==> flow/design.v <==
module LASER (
    input CLK,
    input RST,
    input [3:0] X,
    input [3:0] Y,
    output reg [3:0] C1X,
    output reg [3:0] C1Y,
    output reg [3:0] C2X,
    output reg [3:0] C2Y,
    output reg DONE
);
    localparam S_IDLE           = 4'd0;
    localparam S_READ           = 4'd1;
    localparam S_INIT_C1        = 4'd2;
    localparam S_CALC_C1        = 4'd3;
    localparam S_UPDATE_C1      = 4'd4;
    localparam S_INIT_C2        = 4'd5;
    localparam S_CALC_C2        = 4'd6;
    localparam S_UPDATE_C2      = 4'd7;
    localparam S_CHECK_CONV     = 4'd8;
    localparam S_DONE           = 4'd9;
    localparam S_WAIT           = 4'd10;
    reg [3:0] state;
    reg [5:0] pixel_count;
    reg [3:0] X_MEM [0:39];
    reg [3:0] Y_MEM [0:39];
    reg [5:0] mark_data;        
    reg [3:0] index_X, index_Y; 
    reg [5:0] current_hit_count;
    reg [5:0] best_hit_count;
    reg [3:0] best_c1x, best_c1y;
    reg [3:0] best_c2x, best_c2y;
    reg [3:0] old_c1x, old_c1y, old_c2x, old_c2y;
    reg p0_scan, p1_scan, p2_scan, p3_scan;    
    reg p0_fix,  p1_fix,  p2_fix,  p3_fix;     
    reg hit0, hit1, hit2, hit3;                
    reg [3:0] fixed_cx, fixed_cy;
    always @(posedge CLK or posedge RST) begin
        if (RST) begin
            state <= S_IDLE;
            pixel_count <= 0;
            DONE <= 0;
            C1X <= 0; C1Y <= 0; C2X <= 0; C2Y <= 0;
            mark_data <= 0;
            index_X <= 0; index_Y <= 0;
            current_hit_count <= 0; best_hit_count <= 0;
            best_c1x <= 0; best_c1y <= 0; best_c2x <= 0; best_c2y <= 0;
        end
        else begin
            case(state)
                S_IDLE: begin
                    DONE <= 0;
                    state <= S_READ;
                    best_c1x <= 0; best_c1y <= 0; best_c2x <= 0; best_c2y <= 0;
                    X_MEM[pixel_count] <= X;
                    Y_MEM[pixel_count] <= Y;
                    pixel_count <= pixel_count + 1;
                end
                S_READ: begin
                    X_MEM[pixel_count] <= X;
                    Y_MEM[pixel_count] <= Y;
                    if (pixel_count >= 39) begin
                        pixel_count <= 0;
                        state <= S_INIT_C1; 
                    end
                    else begin
                        pixel_count <= pixel_count + 1;
                    end
                end
                S_INIT_C1: begin
                    index_X <= 0;
                    index_Y <= 0;
                    best_hit_count <= 0; 
                    old_c1x <= best_c1x; old_c1y <= best_c1y;
                    old_c2x <= best_c2x; old_c2y <= best_c2y;
                    state <= S_CALC_C1;
                    mark_data <= 0;
                    current_hit_count <= 0;
                end
                S_CALC_C1: begin
                    current_hit_count <= current_hit_count + hit0 + hit1 + hit2 + hit3;
                    if (mark_data == 36) begin
                        state <= S_UPDATE_C1;
                        mark_data <= 0;
                    end
                    else begin
                        mark_data <= mark_data + 4;
                    end
                end
                S_UPDATE_C1: begin
                    if (current_hit_count >= best_hit_count) begin
                        best_hit_count <= current_hit_count;
                        best_c1x <= index_X;
                        best_c1y <= index_Y;
                    end
                    current_hit_count <= 0;
                    if (index_X == 15 && index_Y == 15) begin
                        state <= S_INIT_C2;
                    end
                    else begin
                        if (index_X == 15) begin
                            index_X <= 0;
                            index_Y <= index_Y + 1;
                        end else begin
                            index_X <= index_X + 1;
                        end
                        state <= S_CALC_C1; 
                    end
                end
                S_INIT_C2: begin
                    index_X <= 0;
                    index_Y <= 0;
                    best_hit_count <= 0; 
                    state <= S_CALC_C2;
                    mark_data <= 0;
                    current_hit_count <= 0;
                end
                S_CALC_C2: begin
                    current_hit_count <= current_hit_count + hit0 + hit1 + hit2 + hit3;
                    if (mark_data == 36) begin
                        state <= S_UPDATE_C2;
                        mark_data <= 0;
                    end
                    else begin
                        mark_data <= mark_data + 4;
                    end
                end
                S_UPDATE_C2: begin
                    if (current_hit_count >= best_hit_count) begin
                        best_hit_count <= current_hit_count;
                        best_c2x <= index_X;
                        best_c2y <= index_Y;
                    end
                    current_hit_count <= 0;
                    if (index_X == 15 && index_Y == 15) begin
                        state <= S_CHECK_CONV; 
                    end
                    else begin
                        if (index_X == 15) begin
                            index_X <= 0;
                            index_Y <= index_Y + 1;
                        end else begin
                            index_X <= index_X + 1;
                        end
                        state <= S_CALC_C2;
                    end
                end
                S_CHECK_CONV: begin
                    if (old_c1x == best_c1x && old_c1y == best_c1y && 
                        old_c2x == best_c2x && old_c2y == best_c2y) begin
                        state <= S_DONE;
                    end
                    else begin
                        state <= S_INIT_C1;
                    end
                end
                S_DONE: begin
                    C1X <= best_c1x; C1Y <= best_c1y;
                    C2X <= best_c2x; C2Y <= best_c2y;
                    DONE <= 1;
                    state <= S_WAIT;
                end
                S_WAIT: begin
                    DONE <= 0;
                    state <= S_IDLE;
                end
                default: state <= S_IDLE;
            endcase
        end
    end
    function check_hit;
        input [3:0] tx, ty, cx, cy;
        reg [3:0] abs_dx, abs_dy;
        begin
            abs_dx = (tx >= cx) ? (tx - cx) : (cx - tx);
            abs_dy = (ty >= cy) ? (ty - cy) : (cy - ty);
            if ( (abs_dx + abs_dy <= 4) || (abs_dx == 2 && abs_dy == 3) || (abs_dx == 3 && abs_dy == 2) )
                check_hit = 1'b1;
            else
                check_hit = 1'b0;
        end
    endfunction
    always @(*) begin
        if (state == S_CALC_C1) begin
            fixed_cx = best_c2x;
            fixed_cy = best_c2y;
        end
        else begin 
            fixed_cx = best_c1x;
            fixed_cy = best_c1y;
        end
    end
    always @(*) begin
        p0_scan = check_hit(X_MEM[mark_data],   Y_MEM[mark_data],   index_X, index_Y);
        p1_scan = check_hit(X_MEM[mark_data+1], Y_MEM[mark_data+1], index_X, index_Y);
        p2_scan = check_hit(X_MEM[mark_data+2], Y_MEM[mark_data+2], index_X, index_Y);
        p3_scan = check_hit(X_MEM[mark_data+3], Y_MEM[mark_data+3], index_X, index_Y);
        p0_fix = check_hit(X_MEM[mark_data],   Y_MEM[mark_data],   fixed_cx, fixed_cy);
        p1_fix = check_hit(X_MEM[mark_data+1], Y_MEM[mark_data+1], fixed_cx, fixed_cy);
        p2_fix = check_hit(X_MEM[mark_data+2], Y_MEM[mark_data+2], fixed_cx, fixed_cy);
        p3_fix = check_hit(X_MEM[mark_data+3], Y_MEM[mark_data+3], fixed_cx, fixed_cy);
        hit0 = p0_scan || p0_fix;
        hit1 = p1_scan || p1_fix;
        hit2 = p2_scan || p2_fix;
        hit3 = p3_scan || p3_fix;
    end
endmodule
Tool chain data of LASER
The steps from the RTL of LASER to its reports follow in flow order.
Lines are those of the file above, counted from 1.
Operators: Yosys type, input widths -> output width; for muxes data width and select width s.
Library cell names are shortened.
{"block": "design", "top": "LASER", "clk_port": "CLK", "library": "sky130hd", "corner": "tt_025C_1v80"}

After elaboration
Source: Yosys, flattened and elaborated. Widths are those after wreduce. Registers that Yosys merges into a memory's read port (data or address) are not register bits. Print and check cells do not count.
{"block": "bits", "register_bits": 405, "input_bits": 10, "output_inout_bits": 17, "wordCells": 796}
{"block": "op_classes", "addsub": 51, "compare": 26, "n_eq": 291, "n_mux": 221, "bitwise": 1, "reduce_and_logical": 106}
{"block": "op_table", "cell": "$pmux 4 s40", "n": 8}
{"block": "op_table", "cell": "$mux 4", "n": 189}
{"block": "op_table", "cell": "$eq 6x5->1 const B", "n": 80}
{"block": "op_table", "cell": "$eq 6x4->1 const B", "n": 40}
{"block": "op_table", "cell": "$eq 6x6->1 const B", "n": 40}
{"block": "op_table", "cell": "$eq 4x2->1 const B", "n": 34}
{"block": "op_table", "cell": "$sub 4x4->4", "n": 32}
{"block": "op_table", "cell": "$reduce_and 3->1", "n": 42}
{"block": "op_table", "cell": "$eq 6x3->1 const B", "n": 20}
{"block": "op_table", "cell": "$ne 2x1->1 const B", "n": 42}
{"block": "op_table", "cell": "$ge 4x4->1", "n": 16}
{"block": "op_table", "cell": "$eq 6x2->1 const B", "n": 10}
{"block": "op_table", "cell": "$pmux 6 s2", "n": 4}
{"block": "op_table", "cell": "$pmux 4 s2", "n": 6}
{"block": "op_table", "cell": "$add 4x4->5", "n": 8}
{"block": "op_table", "cell": "$le 5x3->1 const B", "n": 8}
{"block": "op_table", "cell": "$pmux 4 s10", "n": 1}
{"block": "op_table", "cell": "$eq 6x1->1 const B", "n": 5}
{"block": "op_table", "cell": "$logic_not 6->1", "n": 5}
{"block": "op_table", "cell": "$add 6x1->6", "n": 4}
{"block": "op_table", "cell": "$logic_and 1x1->1", "n": 20}
{"block": "op_table", "cell": "$logic_or 1x1->1", "n": 20}
{"block": "op_table", "cell": "$eq 4x4->1 const B", "n": 5}
{"block": "op_table", "cell": "$mux 6", "n": 3}
{"block": "op_table", "cell": "$eq 4x3->1 const B", "n": 4}
{"block": "op_table", "cell": "$eq 4x4->1", "n": 4}
{"block": "op_table", "cell": "$ne 2x2->1 const B", "n": 6}
{"block": "op_table", "cell": "$add 6x1->6 const B", "n": 2}
Other operator kinds: 16; their cells: 38.

Depth
Yosys ltp: most cells in a row. Word level: on the elaborated netlist, between registers, memories and ports. Mapped: between sequential cells and ports; inverters and the memories' decode and read muxes count.
{"block": "logic_depth", "ltp_word": 15, "abc_area": 0, "depth_mapped": 33, "ltp_nobuf": 32}

Synthesis result
The flow's flattened synthesis, as Yosys stat reports it; memories are mapped. The netlist is that of the ABC_AREA named above (0 if unset); the other value can give another one.
Totals and module areas in this step are rounded.
{"block": "by_type", "cell_type": "edfxtp_1", "n": 336, "type_area_um2": 1.01E+04}
{"block": "by_type", "cell_type": "ha_1", "n": 168, "type_area_um2": 2.1E+03}
{"block": "by_type", "cell_type": "dfrtp_1", "n": 73, "type_area_um2": 1.83E+03}
{"block": "by_type", "cell_type": "fa_1", "n": 43, "type_area_um2": 860.826}
{"block": "by_type", "cell_type": "a22oi_1", "n": 70, "type_area_um2": 525.504}
{"block": "by_type", "cell_type": "inv_1", "n": 140, "type_area_um2": 525.504}
{"block": "by_type", "cell_type": "mux2i_1", "n": 48, "type_area_um2": 480.461}
{"block": "by_type", "cell_type": "nand2_1", "n": 116, "type_area_um2": 435.418}
{"block": "by_type", "cell_type": "a221oi_1", "n": 49, "type_area_um2": 429.162}
{"block": "by_type", "cell_type": "o21ai_0", "n": 79, "type_area_um2": 395.379}
{"block": "by_type", "cell_type": "mux2_2", "n": 29, "type_area_um2": 326.563}
{"block": "by_type", "cell_type": "nor2_1", "n": 87, "type_area_um2": 326.563}
{"block": "by_type", "cell_type": "xnor2_1", "n": 35, "type_area_um2": 306.544}
{"block": "by_type", "cell_type": "a21oi_1", "n": 56, "type_area_um2": 280.269}
{"block": "by_type", "cell_type": "and2_1", "n": 36, "type_area_um2": 225.216}
{"block": "by_type", "cell_type": "nor2b_1", "n": 36, "type_area_um2": 225.216}
{"block": "by_type", "cell_type": "a22o_1", "n": 25, "type_area_um2": 218.96}
{"block": "by_type", "cell_type": "a31oi_1", "n": 33, "type_area_um2": 206.448}
Not listed: further types 52, cells in them 304.
{"block": "synth_totals", "cells": 1763, "synth_area_um2": 22000, "sequential_area_um2": 11900, "flip_flops": 410, "buf_cells": 55}

Path before layout
OpenSTA on the mapped netlist: ideal clock, no wires. The path of least setup slack (recovery checks aside). Input and output delay are each 20% of the period. Register names are those of the netlist, which keeps one name where synthesis merged equal registers.
{"block": "synth_timing", "path_kind": "register to register", "start": "register mark_data[2]", "end": "register current_hit_count[4]", "clock_period_ps": 6600, "setup_time_ps": 124, "launch_ps": 0, "arrival_ps": 6069, "required_time_ps": 6476, "setup_slack_ps": 407, "delay_ps": 6193, "stages": 28, "n_path_buf": 1, "synth_period_reached_ps": 6193}
"delay_ps" is the arrival time less input delay plus setup time.
"stages" counts driving pins, that of a launching flip-flop among them; a cell with two outputs on the path counts twice.
"synth_period_reached_ps" = period - worst setup slack (recovery checks aside). The figure is calculated, with input and output delays left at 20% of the set period.
Between the ends stands the longest chain of elaborated cells between them, by number of cells; it is not shown to be the way that was timed. Of several equally long chains one is given.
Each line given opens the expression or statement behind the cell; cells for indexed reads and writes are added by Yosys, which also makes memories of some case tables.
A register here has more assigning lines than the two given.
{"block": "synth_via", "path_cell_list": "dfrtp_1 -> inv_1 -> ha_1 -> nor2b_1 -> o41ai_4 -> nand2_2 -> buf_2 -> a31oi_1 -> inv_1 -> fa_1 -> a21boi_0 -> o21bai_1 -> a21o_1 -> mux2_2 -> fa_1 -> xor2_1 -> a21oi_1 -> nor4_1 -> a21oi_1 -> o41ai_1 -> a31oi_1 -> fa_1 -> inv_1 -> fa_1 -> fa_1 -> nand4_1 -> xnor2_1 -> nor2_1", "elab_chain_len": 15, "cone_cells": 332, "cone_classes": "add/sub: 47; compare: 24; eq/ne: 188; mux: 33; reduce/logical: 40"}
{"block": "synth_lines", "element": "start: declaration", "line": 27, "rtl": "reg [5:0] mark_data;"}
{"block": "synth_lines", "element": "start: assignment", "line": 87, "rtl": "mark_data <= mark_data + 4;"}
{"block": "synth_lines", "element": "start: assignment", "line": 125, "rtl": "mark_data <= mark_data + 4;"}
{"block": "synth_lines", "element": "$eq 6x6->1", "line": 194, "rtl": "p0_scan = check_hit(X_MEM[mark_data],   Y_MEM[mark_data],   index_X, index_Y);"}
{"block": "synth_lines", "element": "$pmux 4 s40", "line": 194}
{"block": "synth_lines", "element": "$sub 4x4->4", "line": 175, "rtl": "abs_dx = (tx >= cx) ? (tx - cx) : (cx - tx);"}
{"block": "synth_lines", "element": "$mux 4", "line": 175}
{"block": "synth_lines", "element": "$add 4x4->5", "line": 177, "rtl": "if ( (abs_dx + abs_dy <= 4) || (abs_dx == 2 && abs_dy == 3) || (abs_dx == 3 && abs_dy == 2) )"}
{"block": "synth_lines", "element": "$le 5x3->1", "line": 177}
{"block": "synth_lines", "element": "$logic_or 1x1->1 x2", "line": 177}
{"block": "synth_lines", "element": "$mux 1", "line": 177}
{"block": "synth_lines", "element": "$logic_or 1x1->1", "line": 202, "rtl": "hit0 = p0_scan || p0_fix;"}
{"block": "synth_lines", "element": "$add 6x1->6 x4", "line": 119, "rtl": "current_hit_count <= current_hit_count + hit0 + hit1 + hit2 + hit3;"}
{"block": "synth_lines", "element": "$pmux 6 s2", "line": 50, "rtl": "case(state)"}
{"block": "synth_lines", "element": "end: assignment", "line": 81, "rtl": "current_hit_count <= current_hit_count + hit0 + hit1 + hit2 + hit3;"}
{"block": "synth_lines", "element": "end: assignment", "line": 119}
{"block": "synth_lines", "element": "end: declaration", "line": 29, "rtl": "reg [5:0] current_hit_count;"}

Path in the finished layout
Path of least setup slack in the final report of flow run 1 (OpenROAD, finished layout, wires in). Where an end is a register, its clock arrival counts in the times.
The path's times are printed in steps of 10 ps; the period is the one set.
{"block": "layout_timing", "path_kind": "register to register", "start": "register mark_data[3]", "end": "register current_hit_count[1]", "clock_period_ps": 6470, "setup_time_ps": 80, "launch_ps": 550, "arrival_ps": 6670, "required_time_ps": 6950, "setup_slack_ps": 280, "stages": 28, "n_path_buf": 2}
Between the ends stands the longest chain of elaborated cells between them, by number of cells; it is not shown to be the way that was timed. Of several equally long chains one is given.
A register here has more assigning lines than the two given.
{"block": "layout_via", "path_cell_list": "dfrtp_2 -> inv_1 -> ha_4 -> nor2b_1 -> o41ai_4 -> buf_6 -> nand2_1 -> nand4_1 -> inv_1 -> ha_2 -> fa_1 -> a21boi_1 -> o21ai_1 -> buf_4 -> mux2i_1 -> xor2_1 -> ha_1 -> xor2_1 -> a21oi_1 -> nor4_2 -> a21oi_1 -> o211a_4 -> fa_1 -> inv_1 -> fa_2 -> fa_2 -> nand2_1 -> a21oi_1", "elab_chain_len": 15, "cone_cells": 332, "cone_classes": "add/sub: 47; compare: 24; eq/ne: 188; mux: 33; reduce/logical: 40"}
{"block": "layout_lines", "element": "start: declaration", "line": 27, "rtl": "reg [5:0] mark_data;"}
{"block": "layout_lines", "element": "start: assignment", "line": 87, "rtl": "mark_data <= mark_data + 4;"}
{"block": "layout_lines", "element": "start: assignment", "line": 125, "rtl": "mark_data <= mark_data + 4;"}
{"block": "layout_lines", "element": "$eq 6x6->1", "line": 194, "rtl": "p0_scan = check_hit(X_MEM[mark_data],   Y_MEM[mark_data],   index_X, index_Y);"}
{"block": "layout_lines", "element": "$pmux 4 s40", "line": 194}
{"block": "layout_lines", "element": "$sub 4x4->4", "line": 175, "rtl": "abs_dx = (tx >= cx) ? (tx - cx) : (cx - tx);"}
{"block": "layout_lines", "element": "$mux 4", "line": 175}
{"block": "layout_lines", "element": "$add 4x4->5", "line": 177, "rtl": "if ( (abs_dx + abs_dy <= 4) || (abs_dx == 2 && abs_dy == 3) || (abs_dx == 3 && abs_dy == 2) )"}
{"block": "layout_lines", "element": "$le 5x3->1", "line": 177}
{"block": "layout_lines", "element": "$logic_or 1x1->1 x2", "line": 177}
{"block": "layout_lines", "element": "$mux 1", "line": 177}
{"block": "layout_lines", "element": "$logic_or 1x1->1", "line": 202, "rtl": "hit0 = p0_scan || p0_fix;"}
{"block": "layout_lines", "element": "$add 6x1->6 x4", "line": 119, "rtl": "current_hit_count <= current_hit_count + hit0 + hit1 + hit2 + hit3;"}
{"block": "layout_lines", "element": "$pmux 6 s2", "line": 50, "rtl": "case(state)"}
{"block": "layout_lines", "element": "end: assignment", "line": 81, "rtl": "current_hit_count <= current_hit_count + hit0 + hit1 + hit2 + hit3;"}
{"block": "layout_lines", "element": "end: assignment", "line": 119}
{"block": "layout_lines", "element": "end: declaration", "line": 29, "rtl": "reg [5:0] current_hit_count;"}

Wiki page: LASER / flow data

Below are 4 stored runs of the flow (Yosys, OpenROAD; platform sky130hd) on LASER, each with its settings and what was measured, unordered. Constraints: input delay and output delay 20% of the set period each, output load 0.01 pF.
"achieved_clock_period_ps": clock period set for the run, less the worst setup slack. It is reckoned from that one timing run; input and output delays stay at 20% of the period that was set.
By "worst_setup_path_time_ps" is meant the share of the clock period that the worst setup path is allowed (20% is reserved at inputs, 20% at outputs), minus its slack. Clock arrival times at its registers enter into it.
"total_power_uw": no workload was simulated; the value follows from the tool's default switching activity.
"worst_setup_path_time_ps" is known to 10 ps.
The measured numbers are rounded.

Flow run 1
==> flow/run.sh <==
#!/bin/bash
# the make line also repeats the synthesis and layout settings of config.mk as NAME=value (left out here)
make -C /OpenROAD-flow-scripts/flow DESIGN_CONFIG=/design/flow/config.mk WORK_HOME=/design/flow/orfs CLKGATE_MAP_FILE= finish
==> flow/config.mk <==
export PLATFORM = sky130hd
export DESIGN_NAME = LASER
export DESIGN_NICKNAME = LASER
export VERILOG_FILES = /design/flow/design.v
export SDC_FILE = /design/flow/constraint.sdc
export NUM_CORES = 4
export LEC_CHECK = 0
export CAP_MARGIN = 20
export CORE_MARGIN = 2
export CORE_UTILIZATION = 29
export SLEW_MARGIN = 20
==> flow/constraint.sdc <==
create_clock -name core_clock -period 6.47 [get_ports {CLK}]
set_input_delay 1.2940 -clock core_clock [delete_from_list [all_inputs] [get_ports {CLK}]]
set_output_delay 1.2940 -clock core_clock [all_outputs]
set_load 0.01 [all_outputs]

==> results of flow run 1, as JSON <==
{
  "synthArea_um2": 22000,
  "design.die.area_um2": 78000,
  "layout_stdcell_area_um2": 26100,
  "layout_utilization_pct": 34.9,
  "fin_ws_ps": 281,
  "tns_setup_ps": 0,
  "fin_hold_ws_ps": 377,
  "total_power_uw": 5250,
  "achieved_clock_period_ps": 6189,
  "worst_setup_path_time_ps": 6190,
  "timing.worst_path_kind": "register to register"
}

Flow run 2
==> flow/run.sh <==
#!/bin/bash
# the make line also repeats the synthesis and layout settings of config.mk as NAME=value (left out here)
make -C /OpenROAD-flow-scripts/flow DESIGN_CONFIG=/design/flow/config.mk WORK_HOME=/design/flow/orfs CLKGATE_MAP_FILE= finish
==> flow/config.mk <==
export PLATFORM = sky130hd
export DESIGN_NAME = LASER
export DESIGN_NICKNAME = LASER
export VERILOG_FILES = /design/flow/design.v
export SDC_FILE = /design/flow/constraint.sdc
export NUM_CORES = 4
export LEC_CHECK = 0
export ABC_AREA = 1
export CAP_MARGIN = 20
export CELL_PAD_IN_SITES_DETAIL_PLACEMENT = 2
export CELL_PAD_IN_SITES_GLOBAL_PLACEMENT = 2
export CORE_MARGIN = 2
export CORE_UTILIZATION = 20
export CTS_CLUSTER_DIAMETER = 184
export MIN_ROUTING_LAYER = met1
export PLACE_DENSITY_LB_ADDON = 0.13
export SETUP_SLACK_MARGIN = -0.14
export SLEW_MARGIN = 10
==> flow/constraint.sdc <==
create_clock -name core_clock -period 4.53 [get_ports {CLK}]
set_input_delay 0.9060 -clock core_clock [delete_from_list [all_inputs] [get_ports {CLK}]]
set_output_delay 0.9060 -clock core_clock [all_outputs]
set_load 0.01 [all_outputs]

==> results of flow run 2, as JSON <==
{
  "synthArea_um2": 22700,
  "design.die.area_um2": 116000,
  "layout_stdcell_area_um2": 31500,
  "layout_utilization_pct": 28.0,
  "fin_ws_ps": -1290,
  "tns_setup_ps": -6870,
  "fin_hold_ws_ps": 381,
  "total_power_uw": 8180,
  "achieved_clock_period_ps": 5817,
  "worst_setup_path_time_ps": 5820,
  "timing.worst_path_kind": "register to register"
}

Flow run 3
==> flow/run.sh <==
#!/bin/bash
# the make line also repeats the synthesis and layout settings of config.mk as NAME=value (left out here)
make -C /OpenROAD-flow-scripts/flow DESIGN_CONFIG=/design/flow/config.mk WORK_HOME=/design/flow/orfs CLKGATE_MAP_FILE= finish
==> flow/config.mk <==
export PLATFORM = sky130hd
export DESIGN_NAME = LASER
export DESIGN_NICKNAME = LASER
export VERILOG_FILES = /design/flow/design.v
export SDC_FILE = /design/flow/constraint.sdc
export NUM_CORES = 4
export LEC_CHECK = 0
export CAP_MARGIN = 20
export CELL_PAD_IN_SITES_GLOBAL_PLACEMENT = 1
export CORE_MARGIN = 2
export CORE_UTILIZATION = 40
export CTS_CLUSTER_DIAMETER = 239
export MIN_ROUTING_LAYER = met2
export PLACE_DENSITY_LB_ADDON = 0.18
export SETUP_SLACK_MARGIN = -0.14
export SLEW_MARGIN = 20
==> flow/constraint.sdc <==
create_clock -name core_clock -period 5.52 [get_ports {CLK}]
set_input_delay 1.1040 -clock core_clock [delete_from_list [all_inputs] [get_ports {CLK}]]
set_output_delay 1.1040 -clock core_clock [all_outputs]
set_load 0.01 [all_outputs]

==> results of flow run 3, as JSON <==
{
  "synthArea_um2": 22000,
  "design.die.area_um2": 56800,
  "layout_stdcell_area_um2": 28800,
  "layout_utilization_pct": 53.4,
  "fin_ws_ps": -664,
  "tns_setup_ps": -3280,
  "fin_hold_ws_ps": 392,
  "total_power_uw": 6510,
  "achieved_clock_period_ps": 6184,
  "worst_setup_path_time_ps": 6180,
  "timing.worst_path_kind": "register to register"
}

Flow run 4
==> flow/run.sh <==
#!/bin/bash
# the make line also repeats the synthesis and layout settings of config.mk as NAME=value (left out here)
make -C /OpenROAD-flow-scripts/flow DESIGN_CONFIG=/design/flow/config.mk WORK_HOME=/design/flow/orfs CLKGATE_MAP_FILE= finish
==> flow/config.mk <==
export PLATFORM = sky130hd
export DESIGN_NAME = LASER
export DESIGN_NICKNAME = LASER
export VERILOG_FILES = /design/flow/design.v
export SDC_FILE = /design/flow/constraint.sdc
export NUM_CORES = 4
export LEC_CHECK = 0
export CAP_MARGIN = 20
export CORE_MARGIN = 2
export CORE_UTILIZATION = 72
export CTS_CLUSTER_DIAMETER = 277
export GPL_TIMING_DRIVEN = 0
export MIN_ROUTING_LAYER = met1
export PLACE_DENSITY_LB_ADDON = 0.13
export SLEW_MARGIN = 20
==> flow/constraint.sdc <==
create_clock -name core_clock -period 7.38 [get_ports {CLK}]
set_input_delay 1.4760 -clock core_clock [delete_from_list [all_inputs] [get_ports {CLK}]]
set_output_delay 1.4760 -clock core_clock [all_outputs]
set_load 0.01 [all_outputs]

==> results of flow run 4, as JSON <==
{
  "synthArea_um2": 22000,
  "design.die.area_um2": 31900,
  "layout_stdcell_area_um2": 24200,
  "layout_utilization_pct": 81.0,
  "fin_ws_ps": 232,
  "tns_setup_ps": 0,
  "fin_hold_ws_ps": 383,
  "total_power_uw": 4520,
  "achieved_clock_period_ps": 7148,
  "worst_setup_path_time_ps": 7150,
  "timing.worst_path_kind": "register to register"
}
